==> flow/design.v <==
`timescale 1ns / 1ps
module DEJITTER#(
		parameter	C_HOLD_BIT_NUMBER	=	16,
		parameter	C_INPUT_POLARITY	=	1'b0
	)
	(
    input           sys_clk,
    input           sys_rst,		
    input			signal_in,
    output			signal_out
    );
    reg	[C_HOLD_BIT_NUMBER - 1 : 0]	signal_hold;
    always @(posedge sys_clk) begin
    	if(sys_rst) begin
    		signal_hold <= {C_HOLD_BIT_NUMBER{!C_INPUT_POLARITY}};
    	end else begin
    		signal_hold <= {signal_hold[C_HOLD_BIT_NUMBER - 2 : 0],signal_in};
    	end
    end
    assign	signal_out	=	(signal_hold == {C_HOLD_BIT_NUMBER{C_INPUT_POLARITY}}) ? C_INPUT_POLARITY : !C_INPUT_POLARITY;
endmodule
`timescale 1ns / 1ps
module BLE_CTRL(
    input           sys_clk,
    input           sys_rst,	
 	input			motor_state,
 	input			motor_direction,
 	input			motor_alarm_reset,
 	output			fwd,
 	output			rev,
 	output			stop_mode,
 	output			m0,
 	output			m1,
 	output			alarm_reset,
 	input			speed_out,
 	input			alarm_out_n	
    );
	assign			m0	=	0;
	assign			m1	=	0;
	reg				o_fwd;
	reg				o_rev;
	always @(posedge sys_clk) begin
		if (sys_rst) begin 
			o_fwd	<=	0;
			o_rev	<=	0;
		end
		else if (motor_alarm_reset) begin 
			o_fwd	<=	0;
			o_rev	<=	0;
		end
		else if(motor_state) begin
			o_fwd	<=	motor_direction;
			o_rev	<=	~motor_direction;
		end else begin
			o_fwd	<=	0;
			o_rev	<=	0;
		end
	end
	assign			fwd	=	o_fwd;
	assign			rev	=	o_rev;
	reg				o_stop_mode;
	always @(posedge sys_clk) begin
		if(sys_rst) begin
			o_stop_mode <= 0;
		end else if(motor_alarm_reset) begin
			o_stop_mode <= 1;
		end else begin
			o_stop_mode <= 0;
		end
	end
	assign	stop_mode	=	o_stop_mode;
	reg	[31:0]			tmie_cnt;
	localparam			TIME_10S	=	32'h3B9A_CA00,
						TIME_10MS	=	32'h001E_8480,
						TIME_10US	=	32'h0000_07D0;
	reg					o_alarm_reset;
	always @(posedge sys_clk) begin 
		if(sys_rst) begin
			tmie_cnt <= 0;
		end else if(!alarm_out_n) begin
			tmie_cnt <= tmie_cnt + 1;
		end else if (motor_alarm_reset || alarm_reset) begin
			tmie_cnt <= 0;
		end
		else
			tmie_cnt <= tmie_cnt;
	end					
	always @(posedge sys_clk) begin
		if(sys_rst) begin
			o_alarm_reset <= 0;
		end else if(motor_alarm_reset) begin
			o_alarm_reset <= 1;
		end else if (tmie_cnt > TIME_10US) begin
			o_alarm_reset <= 1;
		end
		else 
			o_alarm_reset <= 0;
	end
	assign	alarm_reset	=	o_alarm_reset;
endmodule
`timescale 1ns / 1ps
module DAC_CTRL  #(   
    parameter C_AXI_ID_WIDTH       = 4,         
    parameter C_AXI_ADDR_WIDTH     = 32,        
    parameter C_AXI_DATA_WIDTH     = 64,        
    parameter C_AXI_NBURST_SUPPORT = 1'b0,      
    parameter C_AXI_BURST_TYPE     = 2'b00,     
    parameter WATCH_DOG_WIDTH      = 12,         
    parameter C_ADDR_SUMOFFSET     =   32'h0000_1000,
    parameter C_ADDR_MOTOR2ETH     =   32'h0000_0000,       
    parameter C_ADDR_ETH2MOTOR     =   32'hE000_0000    
)(    
    input                               sys_clk,
    input                               sys_rst,
   	output                            	saxi_wready,  
   	input [C_AXI_ID_WIDTH-1:0]        	saxi_wid,     
   	input [C_AXI_ADDR_WIDTH-1:0]      	saxi_waddr,   
   	input [7:0]                       	saxi_wlen,    
   	input [2:0]                       	saxi_wsize,   
   	input [1:0]                       	saxi_wburst,  
   	input [1:0]                       	saxi_wlock,   
   	input [3:0]                       	saxi_wcache,  
   	input [2:0]                       	saxi_wprot,   
   	input                             	saxi_wvalid,  
   	output                            	saxi_wd_wready,   
   	input [C_AXI_DATA_WIDTH-1:0]      	saxi_wd_wdata,     
   	input [C_AXI_DATA_WIDTH/8-1:0]    	saxi_wd_wstrb,     
   	input                             	saxi_wd_wlast,     
   	input                             	saxi_wd_wvalid,    
   	output  [C_AXI_ID_WIDTH-1:0]      	saxi_wb_bid,      
   	output  [1:0]                     	saxi_wb_bresp,    
   	output                            	saxi_wb_bvalid,   
   	input                             	saxi_wb_bready,   
   	output                            	saxi_rready,      
   	input [C_AXI_ID_WIDTH-1:0]        	saxi_rid,         
   	input [C_AXI_ADDR_WIDTH-1:0]      	saxi_raddr,       
   	input [7:0]                       	saxi_rlen,        
   	input [2:0]                       	saxi_rsize,       
   	input [1:0]                       	saxi_rburst,      
   	input [1:0]                       	saxi_rlock,       
   	input [3:0]                       	saxi_rcache,      
   	input [2:0]                       	saxi_rprot,       
   	input                             	saxi_rvalid,      
   	output  [C_AXI_ID_WIDTH-1:0]       	saxi_rd_rid,      
   	output  [1:0]                      	saxi_rd_rresp,    
   	output                             	saxi_rd_rvalid,   
   	output  [C_AXI_DATA_WIDTH-1:0]     	saxi_rd_rdata,    
   	output                             	saxi_rd_rlast,    
   	input                              	saxi_rd_rready,    
	input                               maxi_wready,  
	output [C_AXI_ID_WIDTH-1:0]         maxi_wid,     
	output [C_AXI_ADDR_WIDTH-1:0]       maxi_waddr,   
	output [7:0]                        maxi_wlen,    
	output [2:0]                        maxi_wsize,   
	output [1:0]                        maxi_wburst,  
	output [1:0]                        maxi_wlock,   
	output [3:0]                        maxi_wcache,  
	output [2:0]                        maxi_wprot,   
	output                              maxi_wvalid,  
	input                               maxi_wd_wready,   
	output [C_AXI_DATA_WIDTH-1:0]       maxi_wd_wdata,     
	output [C_AXI_DATA_WIDTH/8-1:0]     maxi_wd_wstrb,     
	output                              maxi_wd_wlast,     
	output                              maxi_wd_wvalid,    
	input  [C_AXI_ID_WIDTH-1:0]         maxi_wb_bid,      
	input  [1:0]                        maxi_wb_bresp,    
	input                               maxi_wb_bvalid,   
	output                              maxi_wb_bready,   
	input                               maxi_rready,      
	output [C_AXI_ID_WIDTH-1:0]         maxi_rid,         
	output [C_AXI_ADDR_WIDTH-1:0]       maxi_raddr,       
	output [7:0]                        maxi_rlen,        
	output [2:0]                        maxi_rsize,       
	output [1:0]                        maxi_rburst,      
	output [1:0]                        maxi_rlock,       
	output [3:0]                        maxi_rcache,      
	output [2:0]                        maxi_rprot,       
	output                              maxi_rvalid,      
	input  [C_AXI_ID_WIDTH-1:0]         maxi_rd_bid,      
	input  [1:0]                        maxi_rd_rresp,    
	input                               maxi_rd_rvalid,   
	input  [C_AXI_DATA_WIDTH-1:0]       maxi_rd_rdata,    
	input                               maxi_rd_rlast,    
	output                              maxi_rd_rready,    
 	output								sclk,
 	output								sync_n,
 	output								sdin,
 	output								reset_n,
 	input								sdo,
 	output								motor_state,
 	output								motor_direction,
 	output								motor_alarm_reset,
 	input								alarm_in_n,
 	input								alarm_reset,
 	output								trig_ad_convst
    );
	reg								sclk_p;
	reg								sclk_n;	
	reg								o_sync_n;
	reg								o_sdin;
	reg								o_reset_n;
	reg								o_motor_state;
	reg								o_moter_direction;
	reg								o_alarm_reset;
	reg								o_trig_ad;
	assign							sclk		=	sclk_p & sclk_n	;	
	assign							sync_n		=	o_sync_n;
	assign							sdin		=	o_sdin	;	
	assign							reset_n		=	o_reset_n;	
	assign                          motor_state     	=   o_motor_state;
	assign                          motor_direction 	=   o_moter_direction;
	assign							motor_alarm_reset	=	o_alarm_reset;
	assign							trig_ad_convst		=	o_trig_ad;
	reg [C_AXI_ID_WIDTH-1:0]        s_wr_wid;
	reg [C_AXI_ADDR_WIDTH-1:0]      s_wr_waddr;
	reg [7:0]                       s_wr_wlen;
	reg [1:0]                       s_wr_wburst;
	reg                             s_wr_wready;
	reg [C_AXI_DATA_WIDTH-1:0]      s_wd_wdata;
	reg [C_AXI_DATA_WIDTH/8-1:0]    s_wd_wstrb;
	reg                             s_wd_wready;
	reg								s_wb_bvalid;
	reg	[C_AXI_ID_WIDTH-1:0]      	s_wb_bid;
	reg [1:0]                     	s_wb_bresp;
	reg [C_AXI_ID_WIDTH-1:0]        s_rr_rid;
	reg [C_AXI_ADDR_WIDTH-1:0]      s_rr_raddr;
	reg [7:0]                       s_rr_rlen;
	reg [2:0]                       s_rr_rsize;
	reg [1:0]                       s_rr_rburst;
	reg                             s_rr_rready;
	reg [C_AXI_ID_WIDTH-1:0]        s_rd_rid;
	reg [1:0]                       s_rd_rresp;
	reg								s_rd_rvalid;
	reg [C_AXI_DATA_WIDTH-1:0]     	s_rd_rdata;  
	reg 							s_rd_rlast;
	function integer clogb2 (input integer bit_depth);              
	begin                                                           
	for(clogb2=0; bit_depth>0; clogb2=clogb2+1)                   
	  bit_depth = bit_depth >> 1;                                 
	end                                                           
	endfunction 
	localparam	[2:0]	AXI_SIZE	=	clogb2(C_AXI_DATA_WIDTH/8-1);
	localparam 	[7:0]	AXI_ADDR_INC	=	C_AXI_DATA_WIDTH/8;
	localparam	[2:0]	SUM_SIZE	=	clogb2(32/C_AXI_DATA_WIDTH-1);
	localparam  [3:0]               S_WRITE_IDLE     = 4'd0, 
									S_WRITE_ADDR     = 4'd1,
									S_WRITE_DATA     = 4'd2,                                        
									S_WRITE_RESPONSE = 4'd3,
									S_WRITE_TIME_OUT = 4'd4,
									DAC_RESET        = 4'd5,
									DAC_SYNC         = 4'd6,
									DAC_WRITE        = 4'd7,
									DAC_READ         = 4'd8;                               
   reg [8:0]                       s_write_state,
									s_write_next;
	reg [WATCH_DOG_WIDTH : 0]       s_wt_watch_dog_cnt;          
 	reg [7:0]                       s_write_data_cnt;	
 	reg								trig_write_start;
	always @(posedge sys_clk) begin
		if(sys_rst) begin
			trig_write_start <= 0;
		end else begin
			trig_write_start <= saxi_wvalid;
		end
	end
	reg		flag_dac_reset_over;
	reg		flag_dac_sync_over;
	reg		flag_dac_write_over;
	reg		flag_dac_read_over;
	always @(posedge sys_clk) begin
		if(sys_rst) begin
			s_write_state <= 9'b0_0010_0000;	 
		end else begin
			s_write_state	<= s_write_next;
		end
	end
	always @(*) begin
		s_write_next	=	0;		 
		case (1)
			s_write_state[S_WRITE_IDLE]	:	begin 
				if (trig_write_start)
					s_write_next[S_WRITE_ADDR]		=	1;
				else
					s_write_next[S_WRITE_IDLE]		=	1;
			end
			s_write_state[S_WRITE_ADDR]	:	begin 
				if (saxi_wready && saxi_wvalid)
					s_write_next[S_WRITE_DATA]		=	1;
				else
					s_write_next[S_WRITE_ADDR]		=	1;
			end
			s_write_state[S_WRITE_DATA] :	begin 
				if (flag_read_over)
					s_write_next[S_WRITE_RESPONSE]	=	1;
				else
					s_write_next[S_WRITE_DATA]		=	1;
			end
			s_write_state[S_WRITE_RESPONSE]	:	begin 
				if (saxi_wb_bvalid && saxi_wb_bready)
					s_write_next[DAC_READ]			=	1;		 
				else
					s_write_next[S_WRITE_RESPONSE]	=	1;			
			end
			s_write_state[S_WRITE_TIME_OUT] :	begin 
					s_write_next[S_WRITE_IDLE]		=	1;
			end
			s_write_state[DAC_RESET]	:	begin 
				if (flag_dac_reset_over)
					s_write_next[S_WRITE_IDLE]		=	1;
				else
					s_write_next[DAC_RESET]			=	1;
			end	
			s_write_state[DAC_SYNC]		:	begin 
				if (flag_dac_sync_over)
					s_write_next[DAC_WRITE]			=	1;
				else
					s_write_next[DAC_SYNC]			=	1;
			end							
			s_write_state[DAC_WRITE]	:	begin 
				if (flag_dac_write_over)
					s_write_next[DAC_READ]			=	1;
				else
					s_write_next[DAC_WRITE]			=	1;
			end
			s_write_state[DAC_READ]		:	begin 
				if (flag_dac_read_over)
					s_write_next[S_WRITE_IDLE]		=	1;
				else
					s_write_next[DAC_SYNC]			=	1;		 
			end
			default : s_write_next[S_WRITE_IDLE]		=	1;
		endcase
	end	
	reg	[4:0]	sclk_cnt;
	localparam	TIME_RESET	=	5'd4,	 
				TIME_SYNC	=	5'd10,	 
				BIT_SDI		=	5'd24;	
	reg	[9:0]	dac_voltage;	
	localparam	MOTOR_ENABLE	=	16'hEAEA,
				MOTOR_POSITVE	=	16'h1EAF,
				ALARM_RESET		=	16'hAAED;
	localparam	DAC_SUCCESS		=	16'hFBFB;
	localparam	ALARM_OUT		=	16'hAAAA;
	reg	[23:0]	dac_code;
	reg [23:0]	dac_read;
	localparam	DAC_CMD_WRITE	=	4'd3,
				DAC_CMD_READ	=	4'd9,
				DAC_VO_ALL		=	4'd9,
				DAC_VO_A		=	4'd1;	
	reg	[2:0]	read_in_cnt;
	reg			dac_complete;
	reg [31:0]	time_set;
	reg			flag_read_over;
	always @(posedge sys_clk) begin
		if(sys_rst) begin
			dac_voltage	<=	0;
			time_set	<=	0;
			sclk_cnt	<=	0;
			read_in_cnt	<=	0;
			o_reset_n	<=	1'b1;
			o_sync_n	<=	1'b1;
			o_sdin		<=	1'b0;
			dac_read	<=	0;
			dac_code	<=	0;
			dac_complete	<=	1'b0;
			flag_dac_read_over	<=	1'b0;
			flag_dac_sync_over	<=	1'b0;
			flag_dac_write_over	<=	1'b0;
			flag_dac_reset_over	<=	1'b0;
			flag_read_over		<=	1'b0;
			o_motor_state		<=	1'b0;
			o_moter_direction	<=	1'b1;
			o_alarm_reset		<=	1'b0;
		end else begin
			case (1)
				s_write_next[S_WRITE_IDLE]	:	begin 
												sclk_cnt	<=	0;
												read_in_cnt	<=	0;
												dac_voltage	<=	dac_voltage;
												o_reset_n	<=	1;
												o_sync_n	<=	1;
												o_sdin		<=	0;
												dac_read	<=	0;
												dac_complete		<=	0;
												flag_dac_read_over	<=	0;
												flag_dac_sync_over	<=	0;
												flag_dac_write_over	<=	0;
												flag_dac_reset_over	<=	0;
												flag_read_over		<=	0;
												o_motor_state	<=	alarm_reset ? 0 : o_motor_state;
				end	
				s_write_next[S_WRITE_DATA]	:	begin 
												if (saxi_wd_wvalid && saxi_wd_wready)
													sclk_cnt	<=	sclk_cnt + 1;
												else
													sclk_cnt	<=	sclk_cnt;
												case (sclk_cnt)
													5'd1	:	begin 
														o_motor_state		<=	(s_wd_wdata[63:48] == MOTOR_ENABLE);
														o_moter_direction	<=	(s_wd_wdata[47:32] == MOTOR_POSITVE);
														dac_voltage			<=	 s_wd_wdata[25:16];
														o_alarm_reset		<=	(s_wd_wdata[15:00] == ALARM_RESET);															
													end
													5'd2	:	begin 
														time_set			<=	s_wd_wdata[63:32];
														flag_read_over		<=	1;
													end
													default :  ;
												endcase											
				end
				s_write_next[S_WRITE_RESPONSE]	:	begin 
												sclk_cnt	<=	0;																		
				end
				s_write_next[DAC_RESET]			:	begin 
												if (sclk_cnt == TIME_RESET) begin 
													flag_dac_reset_over <=  1;
													sclk_cnt			<=	0;
												end
												else begin 
													if (!sclk_p && sclk_n)
														sclk_cnt	<=	sclk_cnt + 1;
													else
														sclk_cnt	<=	sclk_cnt;													
												end
												o_reset_n          	<=  !(sclk_cnt  < TIME_RESET);												
				end
				s_write_next[DAC_SYNC]			:	begin 
												if ((sclk_cnt == TIME_SYNC - 1) && (!sclk_p && sclk_n)) begin 
													flag_dac_sync_over 	<=  1;
													sclk_cnt			<=	0;
													o_sync_n			<=	0;
												end
												else begin 
													if (!sclk_p && sclk_n)
														sclk_cnt	<=	sclk_cnt + 1;
													else
														sclk_cnt	<=	sclk_cnt;													
												end	
				end
				s_write_next[DAC_WRITE]			:	begin 
												flag_dac_sync_over 	<=  0;
												if ((sclk_cnt == BIT_SDI - 1) && (!sclk_p && sclk_n)) begin 
													flag_dac_write_over <=  1;
													sclk_cnt			<=	0;
													o_sdin				<=	0;
													o_sync_n			<=	1;
												end
												else begin 
													if (!sclk_p && sclk_n) begin 
														o_sdin	<=	dac_code[23 - (sclk_cnt + 1)];
														sclk_cnt	<=	sclk_cnt + 1;
													end														
													else begin 
														sclk_cnt	<=	sclk_cnt;
														o_sdin		<=	(sclk_cnt == 0) ? dac_code[23] : o_sdin;
													end																											
												end
												if (read_in_cnt == 3 && sclk_p && !sclk_n)		 
													dac_read[23 - sclk_cnt]	<=	sdo;
												else
													dac_read	<=	dac_read;
				end
				s_write_next[DAC_READ]			:	begin 
												flag_dac_write_over <=  0;
												read_in_cnt			<=	read_in_cnt + 1;
												case (read_in_cnt)
													3'd0	:	dac_code	<=	{DAC_CMD_WRITE,DAC_VO_ALL,dac_voltage,6'd0};	 
													3'd1	:	dac_code	<=	{DAC_CMD_READ,DAC_VO_A,10'd0,6'd0};				 
													3'd2	:	dac_code	<=	0;												 
													3'd3	:	begin 
																dac_complete		<=	{dac_read[11:2] == dac_voltage};		 
																flag_dac_read_over	<=	1;
													end 
													default :  ;
												endcase
				end
				default :  ;
			endcase
		end
	end
reg	[31:0]	trig_cnt;
always @(posedge sys_clk) begin
	if(sys_rst) begin
		 trig_cnt	<=	0;
		 o_trig_ad	<=	0;
	end else begin
		 if (motor_state) begin 
		 	if (trig_cnt == time_set) begin 
			 	trig_cnt	<=	0;
			 	o_trig_ad	<=	1;		 		
		 	end
		 	else begin 
		 		trig_cnt	<=	trig_cnt + 1;
			 	o_trig_ad	<=	0;	
		 	end
		 end
		 else begin 
		 	trig_cnt	<=	0;
		 	o_trig_ad	<=	0;
		 end
	end
end
	reg	[7:0]	time_cnt;
	localparam	TIME_SCLK		=	8'd5;	 
	always @(posedge sys_clk) if (sys_rst) begin time_cnt <= 0; end else begin
		if (time_cnt == TIME_SCLK - 1)
			time_cnt	<=	0;
		else
			time_cnt	<=	time_cnt + 1;
	end
	always @(posedge sys_clk) if (sys_rst) begin sclk_p <= 1'b1; end else begin
			sclk_p	<=	(time_cnt <= 2);
	end
	always @(negedge sys_clk) if (sys_rst) begin sclk_n <= 1'b1; end else begin
			sclk_n	<=	(time_cnt <= 2);
	end	
	always @(posedge sys_clk) begin
		if(sys_rst) begin
			 s_wt_watch_dog_cnt	<=	0;
		end else begin
			 if (s_write_state != s_write_next)
			 	s_wt_watch_dog_cnt	<=	0;
			 else
			 	s_wt_watch_dog_cnt	<=	s_wt_watch_dog_cnt + 1; 
		end
	end	
	always @(posedge sys_clk) if (sys_rst) begin s_wr_wready <= 1'b0; end else begin
		if (s_write_state[S_WRITE_IDLE] && s_write_next[S_WRITE_ADDR])
			s_wr_wready	<=	1;
		else
			s_wr_wready	<=	0;
	end
	always @(posedge sys_clk) begin
		if(sys_rst) begin
			 s_wr_wid	<=	0;
		end else begin
			 if (saxi_wvalid && saxi_wready)
			 	s_wr_wid	<=	saxi_wid;
			 else
			 	s_wr_wid	<=	s_wr_wid;
		end
	end
	always @(posedge sys_clk) begin
		if(sys_rst) begin
			 s_wr_wlen	<=	0;
		end else begin
			 if (saxi_wvalid && saxi_wready)
			 	s_wr_wlen	<=	saxi_wlen + 1;
			 else
			 	s_wr_wlen	<=	s_wr_wlen;
		end
	end	
	always @(posedge sys_clk) begin
		if(sys_rst) begin
			s_wr_wburst	<=	0;
		end else begin
			s_wr_wburst	<=	saxi_wburst;	
		end
	end	
	assign	saxi_wready	=	s_wr_wready;
	always @(posedge sys_clk) if (sys_rst) begin s_write_data_cnt <= 0; end else begin
		if (s_write_next[S_WRITE_IDLE])
			s_write_data_cnt	<=	0;
		else if (s_write_state[S_WRITE_ADDR] && s_write_next[S_WRITE_DATA])		 
			s_write_data_cnt	<=	saxi_wlen;
		else if (saxi_wd_wvalid && saxi_wd_wready)
			s_write_data_cnt	<=	s_write_data_cnt - 1;
		else
			s_write_data_cnt	<=	s_write_data_cnt;
	end
	always @(posedge sys_clk) if (sys_rst) begin s_wd_wready <= 1'b0; end else begin
		if (s_write_state[S_WRITE_DATA] && s_write_next[S_WRITE_DATA])
			s_wd_wready	<=	saxi_wd_wvalid;		 
		else
			s_wd_wready	<=	0;
	end	
	always @(posedge sys_clk) begin
		if(sys_rst) begin
			 s_wd_wdata     <= 0;			 
		end else begin
			if (saxi_wd_wready && saxi_wd_wvalid)
				s_wd_wdata	<=	saxi_wd_wdata;		 
			else
				s_wd_wdata	<=	s_wd_wdata;
		end
	end
	assign	saxi_wd_wready	=	s_wd_wready;
	always @(posedge sys_clk) if (sys_rst) begin s_wb_bvalid <= 1'b0; end else begin
		if (s_write_next[S_WRITE_RESPONSE])
			s_wb_bvalid <= 1;
		else
			s_wb_bvalid <= 0;
	end
	assign	saxi_wb_bvalid	=	s_wb_bvalid;
	assign	saxi_wb_bid		=	0;	 
	assign	saxi_wb_bresp	=	2'b0;	 
	reg	[C_AXI_ID_WIDTH-1:0]		m_wid;
	reg	[C_AXI_ADDR_WIDTH-1:0]		m_waddr;
	reg	[7:0]						m_wlen;
	reg	[1:0]						m_wburst;
	reg								m_wvalid;
	reg	[C_AXI_DATA_WIDTH-1:0]		m_wd_wdata;
	reg	[C_AXI_DATA_WIDTH/8-1:0]	m_wd_wstrb;
	reg								m_wd_wlast;
	reg								m_wd_wvalid;
	reg								m_wb_ready;
	localparam  [3:0]               M_WRITE_IDLE     = 4'd0, 
									M_WRITE_ADDR     = 4'd1,
									M_WRITE_DATA     = 4'd2,										
									M_WRITE_RESPONSE = 4'd3,
									M_WRITE_TIME_OUT = 4'd4;								
       reg [4:0]                       m_write_state,
									m_write_next;
	reg [WATCH_DOG_WIDTH : 0]       m_wt_watch_dog_cnt;      
	reg	[7:0]						m_write_data_cnt;    
	reg                             trig_m_write_start;
	reg								flag_sum;
	reg 		alarm_in_n_d;
	reg			alarm_reset_d;
	always @(posedge sys_clk) if (sys_rst) begin alarm_in_n_d <= 1'b0; alarm_reset_d <= 1'b0; end else begin
		alarm_in_n_d	<=	alarm_in_n;
		alarm_reset_d	<=	alarm_reset;
	end
	always @(posedge sys_clk) begin
		if(sys_rst) begin
			trig_m_write_start <= 0;
		end else begin
			trig_m_write_start <= flag_sum;			 
		end
	end
	always @(posedge sys_clk) if (sys_rst) begin flag_sum <= 1'b0; end else begin
		if(maxi_wb_bvalid && maxi_wb_bready) begin
			 flag_sum <= 0;
		end else begin
			 flag_sum <= (flag_dac_read_over || (alarm_in_n_d && !alarm_in_n) || (alarm_reset_d && !alarm_reset)) ? 1 : flag_sum;
		end
	end
	reg	[63:0]	data2eth;	
	reg	[31:0]	data_sum;
	reg	[15:0]	data_complete;
	reg [15:0]	alarm_complete;
	always @(posedge sys_clk) if (sys_rst) begin data2eth <= 0; data_sum <= 0; end else begin
		if(flag_sum) begin
			data2eth[63:48] <=	motor_state ? MOTOR_ENABLE : 0;
			data2eth[47:32]	<=	motor_direction ? MOTOR_POSITVE : 0;
			data2eth[31:16]	<=	dac_voltage;
			data2eth[15:00]	<=	!alarm_in_n ? ALARM_OUT : 0;
			data_sum		<=	data2eth[63:48] + data2eth[47:32] + data2eth[31:16] + data2eth[15:00] + data_complete + alarm_complete + time_set[31:16] + time_set[15:00]; 
		end else if (maxi_wb_bvalid && maxi_wb_bready) begin
			data2eth 	<=	0;
			data_sum	<=	0;
		end
		else begin 
			data2eth 	<=	data2eth;
			data_sum	<=	data_sum;			
		end
	end
	always @(posedge sys_clk) if (sys_rst) begin data_complete <= 0; end else begin
		if(flag_dac_read_over) begin
			data_complete <= dac_complete ? DAC_SUCCESS : 0;
		end else begin
			data_complete <= data_complete;
		end
	end
	always @(posedge sys_clk) if (sys_rst) begin alarm_complete <= 0; end else begin
		if(alarm_reset_d && !alarm_reset)
			alarm_complete <= ALARM_RESET;
		else if (!flag_sum && maxi_wb_bvalid && maxi_wb_bready)
			alarm_complete <= 0;
		else 
			alarm_complete <= alarm_complete;
	end	
	always @(posedge sys_clk) begin
		if(sys_rst) begin
			m_write_state <= 1;
		end else begin
			m_write_state	<= m_write_next;
		end
	end
always @(*) begin
		m_write_next	=	0;		 
		case (1)
			m_write_state[M_WRITE_IDLE]	:	begin 
				if (trig_m_write_start)
					m_write_next[M_WRITE_ADDR]		=	1;
				else
					m_write_next[M_WRITE_IDLE]		=	1;
			end
			m_write_state[M_WRITE_ADDR]	:	begin 
				if (maxi_wready && maxi_wvalid)
					m_write_next[M_WRITE_DATA]		=	1;
				else
					m_write_next[M_WRITE_ADDR]		=	1;
			end
			m_write_state[M_WRITE_DATA] :	begin 
				if (maxi_wd_wvalid && maxi_wd_wready && maxi_wd_wlast)
					m_write_next[M_WRITE_RESPONSE]	=	1;
				else
					m_write_next[M_WRITE_DATA]		=	1;
			end
			m_write_state[M_WRITE_RESPONSE]	:	begin 
				if (maxi_wb_bvalid && maxi_wb_bready && flag_sum)
					m_write_next[M_WRITE_ADDR]		=	1;
				else if (maxi_wb_bvalid && maxi_wb_bready)
					m_write_next[M_WRITE_IDLE]		=	1;
				else
					m_write_next[M_WRITE_RESPONSE]	=	1;			
			end
			m_write_state[M_WRITE_TIME_OUT] :	begin 
					m_write_next[M_WRITE_IDLE]		=	1;
			end
			default : m_write_next[M_WRITE_IDLE]		=	1;
		endcase
	end	
	always @(posedge sys_clk) begin
		if(sys_rst) begin
			 m_wt_watch_dog_cnt	<=	0;
		end else begin
			 if (m_write_state != m_write_next)
			 	m_wt_watch_dog_cnt	<=	0;
			 else
			 	m_wt_watch_dog_cnt	<=	m_wt_watch_dog_cnt + 1; 
		end
	end
	always @(posedge sys_clk) if (sys_rst) begin m_waddr <= 0; m_wvalid <= 1'b0; end else begin
		 if (m_write_state[M_WRITE_ADDR] && m_write_next[M_WRITE_ADDR]) begin
			m_waddr	<=	flag_sum ? (C_ADDR_MOTOR2ETH + C_ADDR_SUMOFFSET) : C_ADDR_MOTOR2ETH;	 
		 	m_wvalid	<=	1;
		 end
		 else begin 
		 	m_waddr	<=	m_waddr;
		 	m_wvalid	<=	0;			 	
		 end
	end
	always @(posedge sys_clk) begin
		if(sys_rst) begin
			 m_wid	<=	0;
		end else begin
			 if (m_write_state[M_WRITE_IDLE] && m_write_next[M_WRITE_ADDR])
			 	m_wid	<=	m_wid + 1;
			 else
			 	m_wid	<=	m_wid;
		end
	end
	always @(posedge sys_clk) begin
		if(sys_rst) begin
			 m_wlen	<=	0;
		end else begin
			 if (m_write_state[M_WRITE_ADDR] && m_write_next[M_WRITE_ADDR])
			 	m_wlen	<=	flag_sum ? (1 - 1) : (2 - 1);			 			 
			 else
			 	m_wlen	<=	m_wlen;
		end
	end	
	assign	maxi_wid	=	m_wid;
	assign	maxi_waddr	=	m_waddr;
	assign	maxi_wlen	=	m_wlen;
	assign	maxi_wsize	=	AXI_SIZE;
	assign	maxi_wburst	=	C_AXI_BURST_TYPE;
	assign	maxi_wvalid	=	m_wvalid;
	assign	maxi_wlock	=	2'b0;
	assign	maxi_wcache	=	4'b0;
	assign	maxi_wprot	=	3'b0;	
	always @(posedge sys_clk) if (sys_rst) begin m_write_data_cnt <= 0; end else begin
		if (m_write_next[M_WRITE_IDLE])
			m_write_data_cnt	<=	0;
		else if (m_write_state[M_WRITE_ADDR] && m_write_next[M_WRITE_DATA])
			m_write_data_cnt	<=	maxi_wlen;
		else if (maxi_wd_wvalid && maxi_wd_wready)
			m_write_data_cnt	<=	m_write_data_cnt - 1;
		else
			m_write_data_cnt	<=	m_write_data_cnt;
	end
	always @(posedge sys_clk) if (sys_rst) begin m_wd_wdata <= 0; end else begin
		if (m_write_state[M_WRITE_DATA] && m_write_next[M_WRITE_DATA])
			if (flag_sum)
				m_wd_wdata	<=	data_sum;
			else 
				if (maxi_wd_wvalid && maxi_wd_wready)
					case (m_write_data_cnt - 1)
						8'd0	:	m_wd_wdata	<=	{data_complete,alarm_complete,time_set};		
						default : 	m_wd_wdata	<=	0;
					endcase
				else if (m_write_data_cnt == maxi_wlen)
					m_wd_wdata	<=	data2eth;
				else
					m_wd_wdata	<=	m_wd_wdata;
		else begin 
			m_wd_wdata	<=	0;				 	
		end
	end
	always @(posedge sys_clk) if (sys_rst) begin m_wd_wvalid <= 1'b0; end else begin
		 if (m_write_state[M_WRITE_DATA] && m_write_next[M_WRITE_DATA]) begin 
		 	m_wd_wvalid	<=	1;	 				 
		 end 
		 else begin 
		 	m_wd_wvalid	<=	0;				 	
		 end		
	end		
	always @(posedge sys_clk) if (sys_rst) begin m_wd_wlast <= 1'b0; end else begin
		 if (m_write_state[M_WRITE_DATA] && m_write_next[M_WRITE_DATA]) begin 
		 	m_wd_wlast	<=	(maxi_wlen == 0) ? 1 : (m_write_data_cnt == 1 && maxi_wd_wvalid && maxi_wd_wready);	 				 
		 end 
		 else begin 
		 	m_wd_wlast	<=	0;				 	
		 end		
	end	
	always @(posedge sys_clk) begin
		if(sys_rst) begin
			m_wd_wstrb	<=	0;
		end else begin
			if (m_write_state[M_WRITE_DATA] && m_write_next[M_WRITE_DATA])
				m_wd_wstrb	<=	{(C_AXI_DATA_WIDTH/8){1'b1}};
			else
				m_wd_wstrb	<=	0;
		end
	end
	assign	maxi_wd_wdata	=	m_wd_wdata;
	assign	maxi_wd_wstrb	=	m_wd_wstrb;
	assign	maxi_wd_wlast	=	m_wd_wlast;
	assign	maxi_wd_wvalid	=	m_wd_wvalid;
	always @(posedge sys_clk) if (sys_rst) begin m_wb_ready <= 1'b0; end else begin
		if (m_write_state[M_WRITE_RESPONSE] && !m_wb_ready)
			m_wb_ready <= maxi_wb_bvalid;
		else
			m_wb_ready <= 0;
	end
	assign	maxi_wb_bready	=	m_wb_ready;	
	assign	saxi_rready		=	1'b0;
	assign	saxi_rd_rid		=	0;
	assign	saxi_rd_rresp	=	2'b0;
	assign	saxi_rd_rvalid	=	1'b0;
	assign	saxi_rd_rdata	=	0;
	assign	saxi_rd_rlast	=	1'b0;
	assign	maxi_rid		=	0;
	assign	maxi_raddr		=	0;
	assign	maxi_rlen		=	8'b0;
	assign	maxi_rsize		=	3'b0;
	assign	maxi_rburst		=	2'b0;
	assign	maxi_rlock		=	2'b0;
	assign	maxi_rcache		=	4'b0;
	assign	maxi_rprot		=	3'b0;
	assign	maxi_rvalid		=	1'b0;
	assign	maxi_rd_rready	=	1'b0;
endmodule
`timescale 1ns / 1ps
module MOTOR_TOP#(   
    parameter C_AXI_ID_WIDTH       = 4,         
    parameter C_AXI_ADDR_WIDTH     = 16,        
    parameter C_AXI_DATA_WIDTH     = 64,        
    parameter C_AXI_NBURST_SUPPORT = 1'b0,      
    parameter C_AXI_BURST_TYPE     = 2'b00,     
    parameter WATCH_DOG_WIDTH      = 12,         
    parameter C_ADDR_SUMOFFSET     =   32'h0000_1000,
    parameter C_ADDR_MOTOR2ETH     =   32'h0000_0000,       
    parameter C_ADDR_ETH2MOTOR     =   32'hE000_0000    
)(    
    input                               sys_clk,
    input                               sys_rst,
   	output                            	saxi_wready,  
   	input [C_AXI_ID_WIDTH-1:0]        	saxi_wid,     
   	input [C_AXI_ADDR_WIDTH-1:0]      	saxi_waddr,   
   	input [7:0]                       	saxi_wlen,    
   	input [2:0]                       	saxi_wsize,   
   	input [1:0]                       	saxi_wburst,  
   	input [1:0]                       	saxi_wlock,   
   	input [3:0]                       	saxi_wcache,  
   	input [2:0]                       	saxi_wprot,   
   	input                             	saxi_wvalid,  
   	output                            	saxi_wd_wready,   
   	input [C_AXI_DATA_WIDTH-1:0]      	saxi_wd_wdata,     
   	input [C_AXI_DATA_WIDTH/8-1:0]    	saxi_wd_wstrb,     
   	input                             	saxi_wd_wlast,     
   	input                             	saxi_wd_wvalid,    
   	output  [C_AXI_ID_WIDTH-1:0]      	saxi_wb_bid,      
   	output  [1:0]                     	saxi_wb_bresp,    
   	output                            	saxi_wb_bvalid,   
   	input                             	saxi_wb_bready,   
   	output                            	saxi_rready,      
   	input [C_AXI_ID_WIDTH-1:0]        	saxi_rid,         
   	input [C_AXI_ADDR_WIDTH-1:0]      	saxi_raddr,       
   	input [7:0]                       	saxi_rlen,        
   	input [2:0]                       	saxi_rsize,       
   	input [1:0]                       	saxi_rburst,      
   	input [1:0]                       	saxi_rlock,       
   	input [3:0]                       	saxi_rcache,      
   	input [2:0]                       	saxi_rprot,       
   	input                             	saxi_rvalid,      
   	output  [C_AXI_ID_WIDTH-1:0]       	saxi_rd_rid,      
   	output  [1:0]                      	saxi_rd_rresp,    
   	output                             	saxi_rd_rvalid,   
   	output  [C_AXI_DATA_WIDTH-1:0]     	saxi_rd_rdata,    
   	output                             	saxi_rd_rlast,    
   	input                              	saxi_rd_rready,    
	input                               maxi_wready,  
	output [C_AXI_ID_WIDTH-1:0]         maxi_wid,     
	output [C_AXI_ADDR_WIDTH-1:0]       maxi_waddr,   
	output [7:0]                        maxi_wlen,    
	output [2:0]                        maxi_wsize,   
	output [1:0]                        maxi_wburst,  
	output [1:0]                        maxi_wlock,   
	output [3:0]                        maxi_wcache,  
	output [2:0]                        maxi_wprot,   
	output                              maxi_wvalid,  
	input                               maxi_wd_wready,   
	output [C_AXI_DATA_WIDTH-1:0]       maxi_wd_wdata,     
	output [C_AXI_DATA_WIDTH/8-1:0]     maxi_wd_wstrb,     
	output                              maxi_wd_wlast,     
	output                              maxi_wd_wvalid,    
	input  [C_AXI_ID_WIDTH-1:0]         maxi_wb_bid,      
	input  [1:0]                        maxi_wb_bresp,    
	input                               maxi_wb_bvalid,   
	output                              maxi_wb_bready,   
	input                               maxi_rready,      
	output [C_AXI_ID_WIDTH-1:0]         maxi_rid,         
	output [C_AXI_ADDR_WIDTH-1:0]       maxi_raddr,       
	output [7:0]                        maxi_rlen,        
	output [2:0]                        maxi_rsize,       
	output [1:0]                        maxi_rburst,      
	output [1:0]                        maxi_rlock,       
	output [3:0]                        maxi_rcache,      
	output [2:0]                        maxi_rprot,       
	output                              maxi_rvalid,      
	input  [C_AXI_ID_WIDTH-1:0]         maxi_rd_bid,      
	input  [1:0]                        maxi_rd_rresp,    
	input                               maxi_rd_rvalid,   
	input  [C_AXI_DATA_WIDTH-1:0]       maxi_rd_rdata,    
	input                               maxi_rd_rlast,    
	output                              maxi_rd_rready,    
 	output								sclk,
 	output								sync_n,
 	output								sdin,
 	output								reset_n,
 	input								sdo,
 	output			fwd,
 	output			rev,
 	output			stop_mode,
 	output			m0,
 	output			m1,
 	output			alarm_reset,
 	input			speed_out,
 	input			alarm_out_n,
 	output			trig_ad_convst
    );
	wire 	alarm_in_n;
	wire	motor_state;
	wire	motor_direction;
	wire	motor_alarm_reset;
	BLE_CTRL inst_BLE_CTRL
		(
			.sys_clk           (sys_clk),
			.sys_rst           (sys_rst),
			.motor_state       (motor_state),
			.motor_direction   (motor_direction),
			.motor_alarm_reset (motor_alarm_reset),
			.fwd               (fwd),
			.rev               (rev),
			.stop_mode         (stop_mode),
			.m0                (m0),
			.m1                (m1),
			.alarm_reset       (alarm_reset),
			.speed_out         (speed_out),
			.alarm_out_n       (alarm_in_n)
		);
	DAC_CTRL #(
			.C_AXI_ID_WIDTH(C_AXI_ID_WIDTH),
			.C_AXI_ADDR_WIDTH(C_AXI_ADDR_WIDTH),
			.C_AXI_DATA_WIDTH(C_AXI_DATA_WIDTH),
			.C_AXI_NBURST_SUPPORT(C_AXI_NBURST_SUPPORT),
			.C_AXI_BURST_TYPE(C_AXI_BURST_TYPE),
			.WATCH_DOG_WIDTH(WATCH_DOG_WIDTH),
			.C_ADDR_SUMOFFSET(C_ADDR_SUMOFFSET),
			.C_ADDR_MOTOR2ETH(C_ADDR_MOTOR2ETH),
			.C_ADDR_ETH2MOTOR(C_ADDR_ETH2MOTOR)
		) inst_DAC_CTRL (
			.sys_clk           (sys_clk),
			.sys_rst           (sys_rst),
			.saxi_wready       (saxi_wready),
			.saxi_wid          (saxi_wid),
			.saxi_waddr        (saxi_waddr),
			.saxi_wlen         (saxi_wlen),
			.saxi_wsize        (saxi_wsize),
			.saxi_wburst       (saxi_wburst),
			.saxi_wlock        (saxi_wlock),
			.saxi_wcache       (saxi_wcache),
			.saxi_wprot        (saxi_wprot),
			.saxi_wvalid       (saxi_wvalid),
			.saxi_wd_wready    (saxi_wd_wready),
			.saxi_wd_wdata     (saxi_wd_wdata),
			.saxi_wd_wstrb     (saxi_wd_wstrb),
			.saxi_wd_wlast     (saxi_wd_wlast),
			.saxi_wd_wvalid    (saxi_wd_wvalid),
			.saxi_wb_bid       (saxi_wb_bid),
			.saxi_wb_bresp     (saxi_wb_bresp),
			.saxi_wb_bvalid    (saxi_wb_bvalid),
			.saxi_wb_bready    (saxi_wb_bready),
			.saxi_rready       (saxi_rready),
			.saxi_rid          (saxi_rid),
			.saxi_raddr        (saxi_raddr),
			.saxi_rlen         (saxi_rlen),
			.saxi_rsize        (saxi_rsize),
			.saxi_rburst       (saxi_rburst),
			.saxi_rlock        (saxi_rlock),
			.saxi_rcache       (saxi_rcache),
			.saxi_rprot        (saxi_rprot),
			.saxi_rvalid       (saxi_rvalid),
			.saxi_rd_rid       (saxi_rd_rid),
			.saxi_rd_rresp     (saxi_rd_rresp),
			.saxi_rd_rvalid    (saxi_rd_rvalid),
			.saxi_rd_rdata     (saxi_rd_rdata),
			.saxi_rd_rlast     (saxi_rd_rlast),
			.saxi_rd_rready    (saxi_rd_rready),
			.maxi_wready       (maxi_wready),
			.maxi_wid          (maxi_wid),
			.maxi_waddr        (maxi_waddr),
			.maxi_wlen         (maxi_wlen),
			.maxi_wsize        (maxi_wsize),
			.maxi_wburst       (maxi_wburst),
			.maxi_wlock        (maxi_wlock),
			.maxi_wcache       (maxi_wcache),
			.maxi_wprot        (maxi_wprot),
			.maxi_wvalid       (maxi_wvalid),
			.maxi_wd_wready    (maxi_wd_wready),
			.maxi_wd_wdata     (maxi_wd_wdata),
			.maxi_wd_wstrb     (maxi_wd_wstrb),
			.maxi_wd_wlast     (maxi_wd_wlast),
			.maxi_wd_wvalid    (maxi_wd_wvalid),
			.maxi_wb_bid       (maxi_wb_bid),
			.maxi_wb_bresp     (maxi_wb_bresp),
			.maxi_wb_bvalid    (maxi_wb_bvalid),
			.maxi_wb_bready    (maxi_wb_bready),
			.maxi_rready       (maxi_rready),
			.maxi_rid          (maxi_rid),
			.maxi_raddr        (maxi_raddr),
			.maxi_rlen         (maxi_rlen),
			.maxi_rsize        (maxi_rsize),
			.maxi_rburst       (maxi_rburst),
			.maxi_rlock        (maxi_rlock),
			.maxi_rcache       (maxi_rcache),
			.maxi_rprot        (maxi_rprot),
			.maxi_rvalid       (maxi_rvalid),
			.maxi_rd_bid       (maxi_rd_bid),
			.maxi_rd_rresp     (maxi_rd_rresp),
			.maxi_rd_rvalid    (maxi_rd_rvalid),
			.maxi_rd_rdata     (maxi_rd_rdata),
			.maxi_rd_rlast     (maxi_rd_rlast),
			.maxi_rd_rready    (maxi_rd_rready),
			.sclk              (sclk),
			.sync_n            (sync_n),
			.sdin              (sdin),
			.reset_n           (reset_n),
			.sdo               (sdo),
			.motor_state       (motor_state),
			.motor_direction   (motor_direction),
			.motor_alarm_reset (motor_alarm_reset),
			.alarm_in_n        (alarm_in_n),
			.alarm_reset       (alarm_reset),
			.trig_ad_convst    (trig_ad_convst)
		);
	DEJITTER #(
			.C_HOLD_BIT_NUMBER(16),
			.C_INPUT_POLARITY(0)
		) inst_DEJITTER (
			.sys_clk    (sys_clk),
			.sys_rst    (sys_rst),
			.signal_in  (alarm_out_n),
			.signal_out (alarm_in_n)
		);
endmodule
---- Reports on MOTOR_TOP ----
Tool output for the design above, in the order of the flow.
Line numbers count from 1 in the design file above.
Library cell names are shortened.
Not given: --
inputs
  top ..................................... MOTOR_TOP
  clock port .............................. sys_clk
  library ................................. sky130hd
  timing corner ........................... tt_025C_1v80

---- After elaboration ----
Yosys after proc, flatten, opt, wreduce and memory -nomap, before mapping. Memory bits, and registers merged into a memory's read port (data or address), are not among the register bits. Print and check cells are not counted.
cells by class
  $add $sub $neg .......................... 17
  $lt $le $gt $ge ......................... 3
  equality and inequality tests ........... 21
  shift-type cells ........................ 3
  mux-type cells .......................... 147
  bitwise logic cells ..................... 15
  reduce/logical cells .................... 81
operators by type and width
  cell                                                                                number
  64-bit two-way mux                                                                  3
  32-bit by 16-bit adder with 32-bit output                                           5
  32-bit two-way mux                                                                  5
  16-bit two-way mux                                                                  9
  1-bit two-way mux                                                                   112
  24-bit parallel mux with 3-bit select                                               1
  32-bit by 1-bit adder with 32-bit output (second input constant)                    2
  5-bit two-way mux                                                                   10
  1-bit by 33-bit variable shift with 24-bit output                                   1
  1-bit by 33-bit variable shift with 24-bit output (first input constant)            1
  32-bit negator with 33-bit output                                                   1
  16-bit equality test (second input constant)                                        2
  24-bit by 32-bit variable part select with 1-bit output                             1
  32-bit by 10-bit adder with 32-bit output                                           1
  32-bit by 11-bit greater-than comparator with 1-bit output (second input constant)  1
  32-bit equality test                                                                1
  32-bit zero test                                                                    1
  5-bit by 32-bit subtractor with 32-bit output (first input constant)                1
  6-bit AND reduction                                                                 5
  1-bit logical AND                                                                   26
  13-bit two-way mux                                                                  2
  24-bit bitwise AND                                                                  1
  24-bit bitwise OR                                                                   1
  24-bit inverter                                                                     1
  8-bit two-way mux                                                                   3
  10-bit two-way mux                                                                  2
  2-bit nonzero test                                                                  9
  16-bit by 16-bit adder with 17-bit output                                           1
Other operator kinds: 40; their cells: 78.
storage and ports
  register bits ........................... 517
  bits of input ports ..................... 249
  output and inout port bits .............. 255
  word-level cells ........................ 346

---- Depth ----
Depth = most cells in a row (Yosys ltp): at word level without a register or memory, in the mapped netlist without a sequential cell, where the memories' decode and read muxes count.
depth
  depth after elaboration ................. 13
  ABC_AREA ................................ 0
  depth in mapped cells ................... 18
  mapped depth without buffers ............ 18

---- After synthesis ----
The flow's flattened synthesis, as Yosys stat reports it; memories are mapped. The netlist is that of the ABC_AREA named above (0 if unset); the other value can give another one.
Totals and module areas in this step are rounded.
synthesis totals
  mapped cells ............................ 2147
  mapped area ............................. 0.018 mm2
  sequential part of the area ............. 0.0069 mm2
  mapped flip-flops ....................... 347
  buffers ................................. 293
cells by type
  cell type  number  area in all (um2)
  dfxtp_1    347     6.95E+03
  buf_4      198     1.49E+03
  nand2_1    317     1.19E+03
  fa_1       54      1.08E+03
  a21oi_1    181     905.869
  ha_1       69      863.328
  nor2_1     170     638.112
  xnor2_1    66      578.054
  inv_1      87      326.563
  xor2_1     37      324.061
  nand3_1    61      305.293
  nor3_1     55      275.264
  clkbuf_1   73      274.013
  o21ai_0    53      265.254
  nand4_1    37      231.472
  mux2i_1    19      190.182
  a221oi_1   20      175.168
  nor4_1     28      175.168
Other cell types: 60; their cells: 275.
By module: a second synthesis without flattening, with its own total; a netlist apart from the flattened one above.
unflattened totals
  cells (unflattened synthesis) ........... 2115
  area (unflattened synthesis) ............ 0.018 mm2
Each row is one instance without its submodules.
by module
  module     instances  cells  area (mm2)
  DAC_CTRL   1          1828   0.016
  BLE_CTRL   1          249    0.002
  DEJITTER   1          38     0.00046
  MOTOR_TOP  1          0      0

Lab notebook: MOTOR_TOP

Settings and measured results of 6 stored flow runs for module MOTOR_TOP (sky130hd), not sorted in any way. The constraints put input and output delay at 20% of the set period each and load the outputs with 0.01 pF.
By "power consumption" is meant OpenSTA's value without simulated activity: inputs other than the clock are taken to toggle once in ten clock periods, and the tool carries that through the logic.
Measured values are rounded.

---- record 1 ----
settings
  CELL_PAD_IN_SITES_GLOBAL_PLACEMENT = 3
  MIN_ROUTING_LAYER = met2
  PLACE_DENSITY = 0.38
  SETUP_SLACK_MARGIN = -0.86
  TNS_END_PERCENT = 55
  period_ns = 10.0
  CAP_MARGIN = 20
  CORE_MARGIN = 2
  CORE_UTILIZATION = 40
  SLEW_MARGIN = 20
results
  mapped cell area after synthesis ........ 0.018 mm2
  overall die area ........................ 0.048 mm2
  standard-cell area of the final layout .. 0.021 mm2
  utilization after layout ................ 46 %
  setup slack of the worst path ........... 1.3 ns
  summed negative setup slack ............. 0.000 ns
  post-route worst hold slack ............. 0.44 ns
  power consumption ....................... 0.0031 W

---- record 2 ----
settings
  ABC_AREA = 1
  CELL_PAD_IN_SITES_DETAIL_PLACEMENT = 0
  CELL_PAD_IN_SITES_GLOBAL_PLACEMENT = 0
  MAX_ROUTING_LAYER = met5
  MIN_ROUTING_LAYER = met1
  PLACE_DENSITY = 0.38
  SETUP_SLACK_MARGIN = 0.59
  SLEW_MARGIN = 15
  TNS_END_PERCENT = 55
  period_ns = 5.94
  CAP_MARGIN = 20
  CORE_MARGIN = 2
  CORE_UTILIZATION = 40
results
  mapped cell area after synthesis ........ 0.02 mm2
  overall die area ........................ 0.051 mm2
  standard-cell area of the final layout .. 0.022 mm2
  utilization after layout ................ 46 %
  setup slack of the worst path ........... 0.64 ns
  summed negative setup slack ............. 0.000 ns
  post-route worst hold slack ............. 0.41 ns
  power consumption ....................... 0.0057 W

---- record 3 ----
settings
  ABC_AREA = 1
  CELL_PAD_IN_SITES_DETAIL_PLACEMENT = 1
  CELL_PAD_IN_SITES_GLOBAL_PLACEMENT = 2
  GPL_ROUTABILITY_DRIVEN = 0
  MAX_ROUTING_LAYER = met4
  MIN_ROUTING_LAYER = met2
  PLACE_DENSITY = 0.38
  SETUP_SLACK_MARGIN = 0.59
  SLEW_MARGIN = 15
  TNS_END_PERCENT = 55
  period_ns = 5.94
  CAP_MARGIN = 20
  CORE_MARGIN = 2
  CORE_UTILIZATION = 40
results
  mapped cell area after synthesis ........ 0.02 mm2
  overall die area ........................ 0.051 mm2
  standard-cell area of the final layout .. 0.022 mm2
  utilization after layout ................ 46 %
  setup slack of the worst path ........... 0.64 ns
  summed negative setup slack ............. 0.000 ns
  post-route worst hold slack ............. 0.41 ns
  power consumption ....................... 0.006 W

---- record 4 ----
settings
  CORE_UTILIZATION = 40
  period_ns = 10.0
  CAP_MARGIN = 20
  CORE_MARGIN = 2
  SLEW_MARGIN = 20
results
  mapped cell area after synthesis ........ 0.018 mm2
  overall die area ........................ 0.048 mm2
  standard-cell area of the final layout .. 0.021 mm2
  utilization after layout ................ 46 %
  setup slack of the worst path ........... 1.3 ns
  summed negative setup slack ............. 0.000 ns
  post-route worst hold slack ............. 0.44 ns
  power consumption ....................... 0.003 W

---- record 5 ----
settings
  CELL_PAD_IN_SITES_DETAIL_PLACEMENT = 1
  CELL_PAD_IN_SITES_GLOBAL_PLACEMENT = 0
  CORE_UTILIZATION = 67
  CTS_CLUSTER_SIZE = 82
  PLACE_DENSITY = 0.91
  SLEW_MARGIN = 20
  TNS_END_PERCENT = 60
  period_ns = 11.6
  CAP_MARGIN = 20
  CORE_MARGIN = 2
results
  unfinished; error DPL-0033 in placement

---- record 6 ----
settings
  ABC_AREA = 1
  CAP_MARGIN = 15
  CELL_PAD_IN_SITES_GLOBAL_PLACEMENT = 2
  CORE_ASPECT_RATIO = 0.97
  CORE_MARGIN = 9
  CORE_UTILIZATION = 56
  CTS_CLUSTER_SIZE = 91
  GPL_ROUTABILITY_DRIVEN = 1
  HOLD_SLACK_MARGIN = -0.06
  MAX_ROUTING_LAYER = met5
  MIN_ROUTING_LAYER = met2
  PLACE_DENSITY = 0.58
  SETUP_SLACK_MARGIN = 1.8
  SLEW_MARGIN = 0
  period_ns = 7.2
results
  unfinished; error GPL-0301 in placement
